==> flow/design.v <==
`timescale 1ns / 1ps
module compression(
    input [31:0] Ki, Wi,
    input [31:0] ain, bin, cin, din, ein, fin, gin, hin,
    output [31:0] aout, bout, cout, dout, eout, fout, gout, hout
    );
    wire [31:0] S0, S1, T1, T2, Ch_efg, Maj_abc;
    assign S0 = ({ain[1:0],ain[31:2]}) ^ ({ain[12:0],ain[31:13]}) ^ ({ain[21:0],ain[31:22]});
    assign S1 = ({ein[5:0],ein[31:6]}) ^ ({ein[10:0],ein[31:11]}) ^ ({ein[24:0],ein[31:25]});
    assign Maj_abc = (ain & bin) ^ (ain & cin) ^ (bin & cin);
    assign Ch_efg = (ein & fin) ^ (~ein & gin);
    assign T1 = hin + S1 + Ch_efg + Ki + Wi;
    assign T2 = S0 + Maj_abc;
    assign aout = T1 + T2;
    assign bout = ain;
    assign cout = bin;
    assign dout = cin;
    assign eout = din + T1;
    assign fout = ein;
    assign gout = fin;
    assign hout = gin;
endmodule
`timescale 1ns / 1ps
module sigma0(
    input [31:0] X,
    output [31:0] Y
    );
    assign Y = {X[6:0], X[31:7]} ^ {X[17:0], X[31:18]} ^ {3'b000, X[31:3]};
endmodule
module sigma1(
    input [31:0] X,
    output [31:0] Y
    );
    assign Y = {X[16:0], X[31:17]} ^ {X[18:0], X[31:19]} ^ {10'b0000000000, X[31:10]};
endmodule
module expander(
    input [31:0] Wm16, Wm15, Wm7, Wm2,
    output [31:0] Wnext
    );
    wire [31:0] sigmaL0Out, sigmaL1Out;
    sigma0 s0(.X(Wm15), .Y(sigmaL0Out));
    sigma1 s1(.X(Wm2), .Y(sigmaL1Out));
    assign Wnext = sigmaL1Out + Wm7 + sigmaL0Out + Wm16;
endmodule
`timescale 1ns / 1ps
module sha256_core(
    input clk, rst_n,
    input start,                
    input init,                 
    input [511:0] block,        
    output reg ready,
    output reg done,
    output [255:0] hash
    );
    localparam
        H01 = 32'h6A09E667,
        H02 = 32'hBB67AE85,
        H03 = 32'h3C6EF372,
        H04 = 32'hA54FF53A,
        H05 = 32'h510E527F,
        H06 = 32'h9B05688C,
        H07 = 32'h1F83D9AB,
        H08 = 32'h5BE0CD19;
    reg [31:0] H0, H1, H2, H3, H4, H5, H6, H7;
    reg [31:0] a, b, c, d, e, f, g, h;
    reg [31:0] W [0:15];
    reg [6:0] counter;
    reg busy;
    reg [31:0] Ki;
    always @(*)
        begin
            case(counter[5:0])
            6'd0:  Ki = 32'h428a2f98; 6'd1:  Ki = 32'h71374491; 6'd2:  Ki = 32'hb5c0fbcf; 6'd3:  Ki = 32'he9b5dba5;
            6'd4:  Ki = 32'h3956c25b; 6'd5:  Ki = 32'h59f111f1; 6'd6:  Ki = 32'h923f82a4; 6'd7:  Ki = 32'hab1c5ed5;
            6'd8:  Ki = 32'hd807aa98; 6'd9:  Ki = 32'h12835b01; 6'd10: Ki = 32'h243185be; 6'd11: Ki = 32'h550c7dc3;
            6'd12: Ki = 32'h72be5d74; 6'd13: Ki = 32'h80deb1fe; 6'd14: Ki = 32'h9bdc06a7; 6'd15: Ki = 32'hc19bf174;
            6'd16: Ki = 32'he49b69c1; 6'd17: Ki = 32'hefbe4786; 6'd18: Ki = 32'h0fc19dc6; 6'd19: Ki = 32'h240ca1cc;
            6'd20: Ki = 32'h2de92c6f; 6'd21: Ki = 32'h4a7484aa; 6'd22: Ki = 32'h5cb0a9dc; 6'd23: Ki = 32'h76f988da;
            6'd24: Ki = 32'h983e5152; 6'd25: Ki = 32'ha831c66d; 6'd26: Ki = 32'hb00327c8; 6'd27: Ki = 32'hbf597fc7;
            6'd28: Ki = 32'hc6e00bf3; 6'd29: Ki = 32'hd5a79147; 6'd30: Ki = 32'h06ca6351; 6'd31: Ki = 32'h14292967;
            6'd32: Ki = 32'h27b70a85; 6'd33: Ki = 32'h2e1b2138; 6'd34: Ki = 32'h4d2c6dfc; 6'd35: Ki = 32'h53380d13;
            6'd36: Ki = 32'h650a7354; 6'd37: Ki = 32'h766a0abb; 6'd38: Ki = 32'h81c2c92e; 6'd39: Ki = 32'h92722c85;
            6'd40: Ki = 32'ha2bfe8a1; 6'd41: Ki = 32'ha81a664b; 6'd42: Ki = 32'hc24b8b70; 6'd43: Ki = 32'hc76c51a3;
            6'd44: Ki = 32'hd192e819; 6'd45: Ki = 32'hd6990624; 6'd46: Ki = 32'hf40e3585; 6'd47: Ki = 32'h106aa070;
            6'd48: Ki = 32'h19a4c116; 6'd49: Ki = 32'h1e376c08; 6'd50: Ki = 32'h2748774c; 6'd51: Ki = 32'h34b0bcb5;
            6'd52: Ki = 32'h391c0cb3; 6'd53: Ki = 32'h4ed8aa4a; 6'd54: Ki = 32'h5b9cca4f; 6'd55: Ki = 32'h682e6ff3;
            6'd56: Ki = 32'h748f82ee; 6'd57: Ki = 32'h78a5636f; 6'd58: Ki = 32'h84c87814; 6'd59: Ki = 32'h8cc70208;
            6'd60: Ki = 32'h90befffa; 6'd61: Ki = 32'ha4506ceb; 6'd62: Ki = 32'hbef9a3f7; default: Ki = 32'hc67178f2;
            endcase
        end
    wire [31:0] an, bn, cn, dn, en, fn, gn, hn;
    wire [31:0] Wnext;
    compression u_compression(
        .Ki(Ki), .Wi(W[0]),
        .ain(a), .bin(b), .cin(c), .din(d), .ein(e), .fin(f), .gin(g), .hin(h),
        .aout(an), .bout(bn), .cout(cn), .dout(dn), .eout(en), .fout(fn), .gout(gn), .hout(hn)
        );
    expander u_expander(
        .Wm16(W[0]), .Wm15(W[1]), .Wm7(W[9]), .Wm2(W[14]),
        .Wnext(Wnext)
        );
    assign hash = {H0, H1, H2, H3, H4, H5, H6, H7};
    integer i;
    always @(posedge clk)
        begin
            if (~rst_n)
                begin
                    H0 <= H01; H1 <= H02; H2 <= H03; H3 <= H04;
                    H4 <= H05; H5 <= H06; H6 <= H07; H7 <= H08;
                    counter <= 0;
                    busy <= 0;
                    ready <= 1;
                    done <= 0;
                end
            else
                begin
                    done <= 0;
                    if (ready && start)
                        begin
                            if (init)
                                begin
                                    H0 <= H01; H1 <= H02; H2 <= H03; H3 <= H04;
                                    H4 <= H05; H5 <= H06; H6 <= H07; H7 <= H08;
                                    a <= H01; b <= H02; c <= H03; d <= H04;
                                    e <= H05; f <= H06; g <= H07; h <= H08;
                                end
                            else
                                begin
                                    a <= H0; b <= H1; c <= H2; d <= H3;
                                    e <= H4; f <= H5; g <= H6; h <= H7;
                                end
                            for (i = 0; i < 16; i = i + 1)
                                W[i] <= block[511-32*i -: 32];
                            counter <= 0;
                            busy <= 1;
                            ready <= 0;
                        end
                    else if (busy)
                        begin
                            if (counter == 64)
                                begin
                                    H0 <= H0 + a; H1 <= H1 + b; H2 <= H2 + c; H3 <= H3 + d;
                                    H4 <= H4 + e; H5 <= H5 + f; H6 <= H6 + g; H7 <= H7 + h;
                                    busy <= 0;
                                    ready <= 1;
                                    done <= 1;
                                end
                            else
                                begin
                                    a <= an; b <= bn; c <= cn; d <= dn;
                                    e <= en; f <= fn; g <= gn; h <= hn;
                                    for (i = 0; i < 15; i = i + 1)
                                        W[i] <= W[i+1];
                                    W[15] <= Wnext;
                                    counter <= counter + 1;
                                end
                        end
                end
        end
endmodule
**From RTL to reports: sha256_core**

Tool output for the design above, in the order of the flow.
Lines are those of the file above, counted from 1.
Operators carry their Yosys type and port widths (W data, S select, Z words).
A cell with n/a has no value.

- Top module: sha256_core
- Clock: clk
- Standard-cell library: sky130hd
- Corner: tt_025C_1v80

**Word-level counts**

Source: Yosys, flattened and elaborated. Widths are those after wreduce. Print and check cells do not count. Equal cells are merged and count once.
Yosys's memory passes give these memory sizes; they may raise the number of words (mostly to a power of two), join words into wider ones and drop unused or constant bits.

- $add $sub $neg: 19
- Equal/unequal tests: 2
- Multiplexer cells: 113
- Bitwise operators: 20
- Reduce/logical cells: 8

Operator list:

| kind | number |
|---|---|
| $mux W32 | 104 |
| $add A32 B32 Y32 | 18 |
| $xor A32 B32 Y32 | 9 |
| $and A32 B32 Y32 | 5 |
| $xor A32 B22 Y32 | 1 |
| $xor A32 B29 Y32 | 1 |
| $not A32 Y32 | 1 |
| $mux W6 | 2 |
| $add A7 B1 Y7 const B | 1 |
| $eq A7 B7 Y1 const B | 1 |
| $mux W1 | 7 |
| $reduce_and A2 Y1 | 2 |
| $reduce_bool A2 Y1 | 2 |
| $not A1 Y1 | 3 |
| $reduce_and A3 Y1 | 1 |
| $reduce_or A3 Y1 | 1 |
| $ne A2 B2 Y1 const B | 1 |
| $reduce_or A2 Y1 | 1 |
| $logic_and A1 B1 Y1 | 1 |

- Register bits: 1034
- Memory bits (read-only): 2048
- Clocked read ports x word width: 32
- Memory cells: 1
- Bits of input ports: 516
- Output and inout bits: 258
- Word-level cells: 199

Memories:

| memory | words | width | rd ports | write ports | RTL line | source |
|---|---|---|---|---|---|---|
| (name not given) | 64 | 32 | 1 | 0 | 72 | `case(counter[5:0])` |

**Depth**

Longest topological path by Yosys (ltp), each cell counted once; first at word level (registers and memories cut), then after technology mapping (sequential cells cut; the memories' decode and read muxes count).

- Depth in word-level cells: 10
- ABC_AREA: 0
- Depth in mapped cells: 32
- Mapped depth without buffers: 31

**Synthesis result**

Source: synth_stat.txt of the flow (Yosys; design flattened, memories mapped). It holds for the ABC_AREA given above (unset counts as 0); a run with the other value may have another netlist.
The area totals of this step are shown rounded.

Cell types:

| cell | number | total area (um^2) |
|---|---|---|
| sky130_fd_sc_hd__edfxtp_1 | 768 | 2.31E+04 |
| sky130_fd_sc_hd__nand2_1 | 2107 | 7.91E+03 |
| sky130_fd_sc_hd__dfxtp_1 | 298 | 5.97E+03 |
| sky130_fd_sc_hd__ha_1 | 390 | 4879.68 |
| sky130_fd_sc_hd__fa_1 | 195 | 3.9E+03 |
| sky130_fd_sc_hd__xnor2_1 | 362 | 3.17E+03 |
| sky130_fd_sc_hd__o21ai_0 | 589 | 2.95E+03 |
| sky130_fd_sc_hd__a21oi_1 | 496 | 2.48E+03 |
| sky130_fd_sc_hd__inv_1 | 524 | 1.97E+03 |
| sky130_fd_sc_hd__xor2_1 | 198 | 1.73E+03 |
| sky130_fd_sc_hd__clkbuf_1 | 415 | 1.56E+03 |
| sky130_fd_sc_hd__a21o_1 | 194 | 1.46E+03 |
| sky130_fd_sc_hd__nor2_1 | 374 | 1.4E+03 |
| sky130_fd_sc_hd__nand3b_1 | 120 | 900.864 |
| sky130_fd_sc_hd__nor3_1 | 175 | 875.84 |
| sky130_fd_sc_hd__nand3_1 | 152 | 760.73 |
| sky130_fd_sc_hd__o21a_1 | 69 | 517.997 |
| sky130_fd_sc_hd__a211oi_1 | 56 | 420.403 |

Other cell types: 72; their cells: 744.

- Mapped cells: 8226
- Mapped area: 71500 um^2
- Flip-flops: 1066

The figures by module come from a second, unflattened synthesis with its own total; it is not the netlist above.

- Cell total of the unflattened synthesis: 8433
- Area (unflattened synthesis): 74000 um^2

Each row is one instance without its submodules.

Modules:

| module | times used | cells | area (um^2) | seq. area (um^2) |
|---|---|---|---|---|
| sha256_core | 1 | 6648 | 58500 | 29000 |
| compression | 1 | 1258 | 10600 | 0.0 |
| expander | 1 | 463 | 3570 | 0.0 |
| sigma0 | 1 | 32 | 731 | 0.0 |
| sigma1 | 1 | 32 | 611 | 0.0 |

**Timing after synthesis**

Path of least setup slack by OpenSTA after synthesis, without wires, with an ideal clock, recovery checks aside; 20% of the period is set as input and as output delay. Where synthesis merged equal registers, the netlist keeps one of their names.

- Kind: input-to-reg
- Start: input port rst_n
- End: register W[0][0]
- Clock period: 8000 ps
- Input delay: 1600 ps
- Library setup time: 2162 ps
- Time at the first pin: 1600 ps
- Arrival time: 38719 ps
- Path slack: -32880 ps
- Delay of the path: 39281 ps
- Stages: 3
- Buffers on the path: 1
- Synthesis period reached: 40880 ps

"delay of the path" = arrival - input delay + setup time.
"stages": output pins that drive a net of the path, with the launching flip-flop's if there is one; two outputs of one cell count as two.
"synthesis period reached" = period - worst setup slack (recovery checks aside). The figure is calculated, with input and output delays left at 20% of the set period.
The rows between start and end are the longest chain of elaborated cells between them; the timing report does not say that the signal goes this way. Where chains are equally long, one stands for them.
A line is the first line of the expression or statement that the cell stems from. Yosys adds cells for indexed reads and writes and turns some case tables into memories.

- Cells stage by stage: sky130_fd_sc_hd__clkinv_1 > sky130_fd_sc_hd__clkbuf_1 > sky130_fd_sc_hd__a21oi_1
- Cells in the longest elaborated chain: 1
- Elaborated cells between the ends (all ways): 1
- Classes of those cells: reduce/logical: 1

Ends and longest elaborated chain, post-synthesis:

| what | RTL line | source |
|---|---|---|
| from (decl) | 47 | `input clk, rst_n,` |
| $reduce_and A3 Y1 | n/a |  |
| to (assign) | 133 | `W[i] <= block[511-32*i -: 32];` |
| to (assign) | 153 | `W[i] <= W[i+1];` |
| to (decl) | 66 | `reg [31:0] W [0:15];` |

**Worst path after layout**

Path of least setup slack in the final report of entry A (OpenROAD, finished layout, wires in). Where an end is a register, its clock arrival counts in the times.
The report prints the path's times to 10 ps; the period is as set.

- Kind: reg-to-reg
- Start: register W[0][18]
- End: register a[31]
- Clock period: 7700 ps
- Library setup time: 260 ps
- Time at the first pin: 820 ps
- Arrival time: 7480 ps
- Path slack: 770 ps
- Stages: 29
- Buffers on the path: 0

The rows between start and end are the longest chain of elaborated cells between them; the timing report does not say that the signal goes this way. Where chains are equally long, one stands for them.
At most two assigning lines are given for a register; there are more.

- Cells stage by stage: sky130_fd_sc_hd__edfxtp_1 > sky130_fd_sc_hd__inv_1 > sky130_fd_sc_hd__fa_1 > sky130_fd_sc_hd__inv_1 > sky130_fd_sc_hd__fa_1 > sky130_fd_sc_hd__inv_1 > sky130_fd_sc_hd__fa_1 > sky130_fd_sc_hd__inv_1 > sky130_fd_sc_hd__ha_1 > sky130_fd_sc_hd__and4_1 > sky130_fd_sc_hd__nand3_1 > sky130_fd_sc_hd__or2_2 > sky130_fd_sc_hd__o31a_1 > sky130_fd_sc_hd__a21oi_2 > sky130_fd_sc_hd__or4_4 > sky130_fd_sc_hd__a31oi_4 > sky130_fd_sc_hd__o21bai_1 > sky130_fd_sc_hd__a21oi_1 > sky130_fd_sc_hd__xnor2_1 > sky130_fd_sc_hd__inv_1 > sky130_fd_sc_hd__fa_1 > sky130_fd_sc_hd__inv_1 > sky130_fd_sc_hd__ha_1 > sky130_fd_sc_hd__a21o_1 > sky130_fd_sc_hd__a211o_1 > sky130_fd_sc_hd__o22ai_2 > sky130_fd_sc_hd__xnor2_1 > sky130_fd_sc_hd__xnor2_1 > sky130_fd_sc_hd__o21ai_1
- Cells in the longest elaborated chain: 5
- Elaborated cells between the ends (all ways): 5
- Classes of those cells: add/sub: 2; mux: 3

Ends and longest elaborated chain, after layout:

| what | RTL line | source |
|---|---|---|
| from (decl) | 66 | `reg [31:0] W [0:15];` |
| from (assign) | 133 | `W[i] <= block[511-32*i -: 32];` |
| from (assign) | 153 | `W[i] <= W[i+1];` |
| $add A32 B32 Y32 | 12 | `assign T1 = hin + S1 + Ch_efg + Ki + Wi;` |
| $add A32 B32 Y32 | 14 | `assign aout = T1 + T2;` |
| $mux W32 | 140 | `if (counter == 64)` |
| $mux W32 | 138 | `else if (busy)` |
| $mux W32 | 118 | `if (ready && start)` |
| to (assign) | 124 | `a <= H01; b <= H02; c <= H03; d <= H04;` |
| to (assign) | 150 | `a <= an; b <= bn; c <= cn; d <= dn;` |
| to (decl) | 65 | `reg [31:0] a, b, c, d, e, f, g, h;` |

Ticket comment

Record of 3 stored runs of the RTL-to-layout flow on sha256_core, platform sky130hd. The runs are unordered. Constraints: input delay and output delay 20% of the set period each, output load 0.01 pF.
"reached clock period" = clock period - worst setup slack. The figure is calculated, with input and output delays left at 20% of the set period.
"time used up by the worst setup path": the worst setup path's part of the clock period (all of it between registers, 20% less for each end at a port) less its slack. A launch clock that arrives late makes it longer, a capture clock that arrives late makes it shorter.
"time used up by the worst setup path" is given in steps of 10 ps.
Values from the reports are rounded here.

### Entry A

Settings: `CORE_UTILIZATION=40`, `PLACE_DENSITY=0.6`, `SETUP_SLACK_MARGIN=0.79`, `period_ns=7.7`, `CAP_MARGIN=20`, `CORE_MARGIN=2`, `SLEW_MARGIN=20`

- Post-synthesis cell area: 71500 um^2
- Die area: 182000 um^2
- Standard-cell area of the final layout: 87300 um^2
- Utilization of the finished layout: 0.49
- Worst slack on setup checks: 771 ps
- Total negative slack: 0 ps
- Final worst hold slack: 504 ps
- Reached clock period: 6929 ps
- Time used up by the worst setup path: 6930 ps
- Critical path type: reg-to-reg

### Entry B

Settings: `CORE_UTILIZATION=40`, `PLACE_DENSITY=0.6`, `period_ns=11.6`, `CAP_MARGIN=20`, `CORE_MARGIN=2`, `SLEW_MARGIN=20`

- Post-synthesis cell area: 71500 um^2
- Die area: 182000 um^2
- Standard-cell area of the final layout: 85600 um^2
- Utilization of the finished layout: 0.481
- Worst slack on setup checks: 3620 ps
- Total negative slack: 0 ps
- Final worst hold slack: 506 ps
- Reached clock period: 7979 ps
- Time used up by the worst setup path: 7980 ps
- Critical path type: reg-to-reg

### Entry C

Settings: `CORE_ASPECT_RATIO=0.84`, `CORE_MARGIN=5`, `CORE_UTILIZATION=40`, `CTS_CLUSTER_DIAMETER=192`, `CTS_CLUSTER_SIZE=61`, `PLACE_DENSITY=0.6`, `SLEW_MARGIN=25`, `period_ns=8.0`, `CAP_MARGIN=20`

- Post-synthesis cell area: 71500 um^2
- Die area: 187000 um^2
- Standard-cell area of the final layout: 82400 um^2
- Utilization of the finished layout: 0.463
- Worst slack on setup checks: 397 ps
- Total negative slack: 0 ps
- Final worst hold slack: 523 ps
- Reached clock period: 7603 ps
- Time used up by the worst setup path: 7600 ps
- Critical path type: reg-to-reg
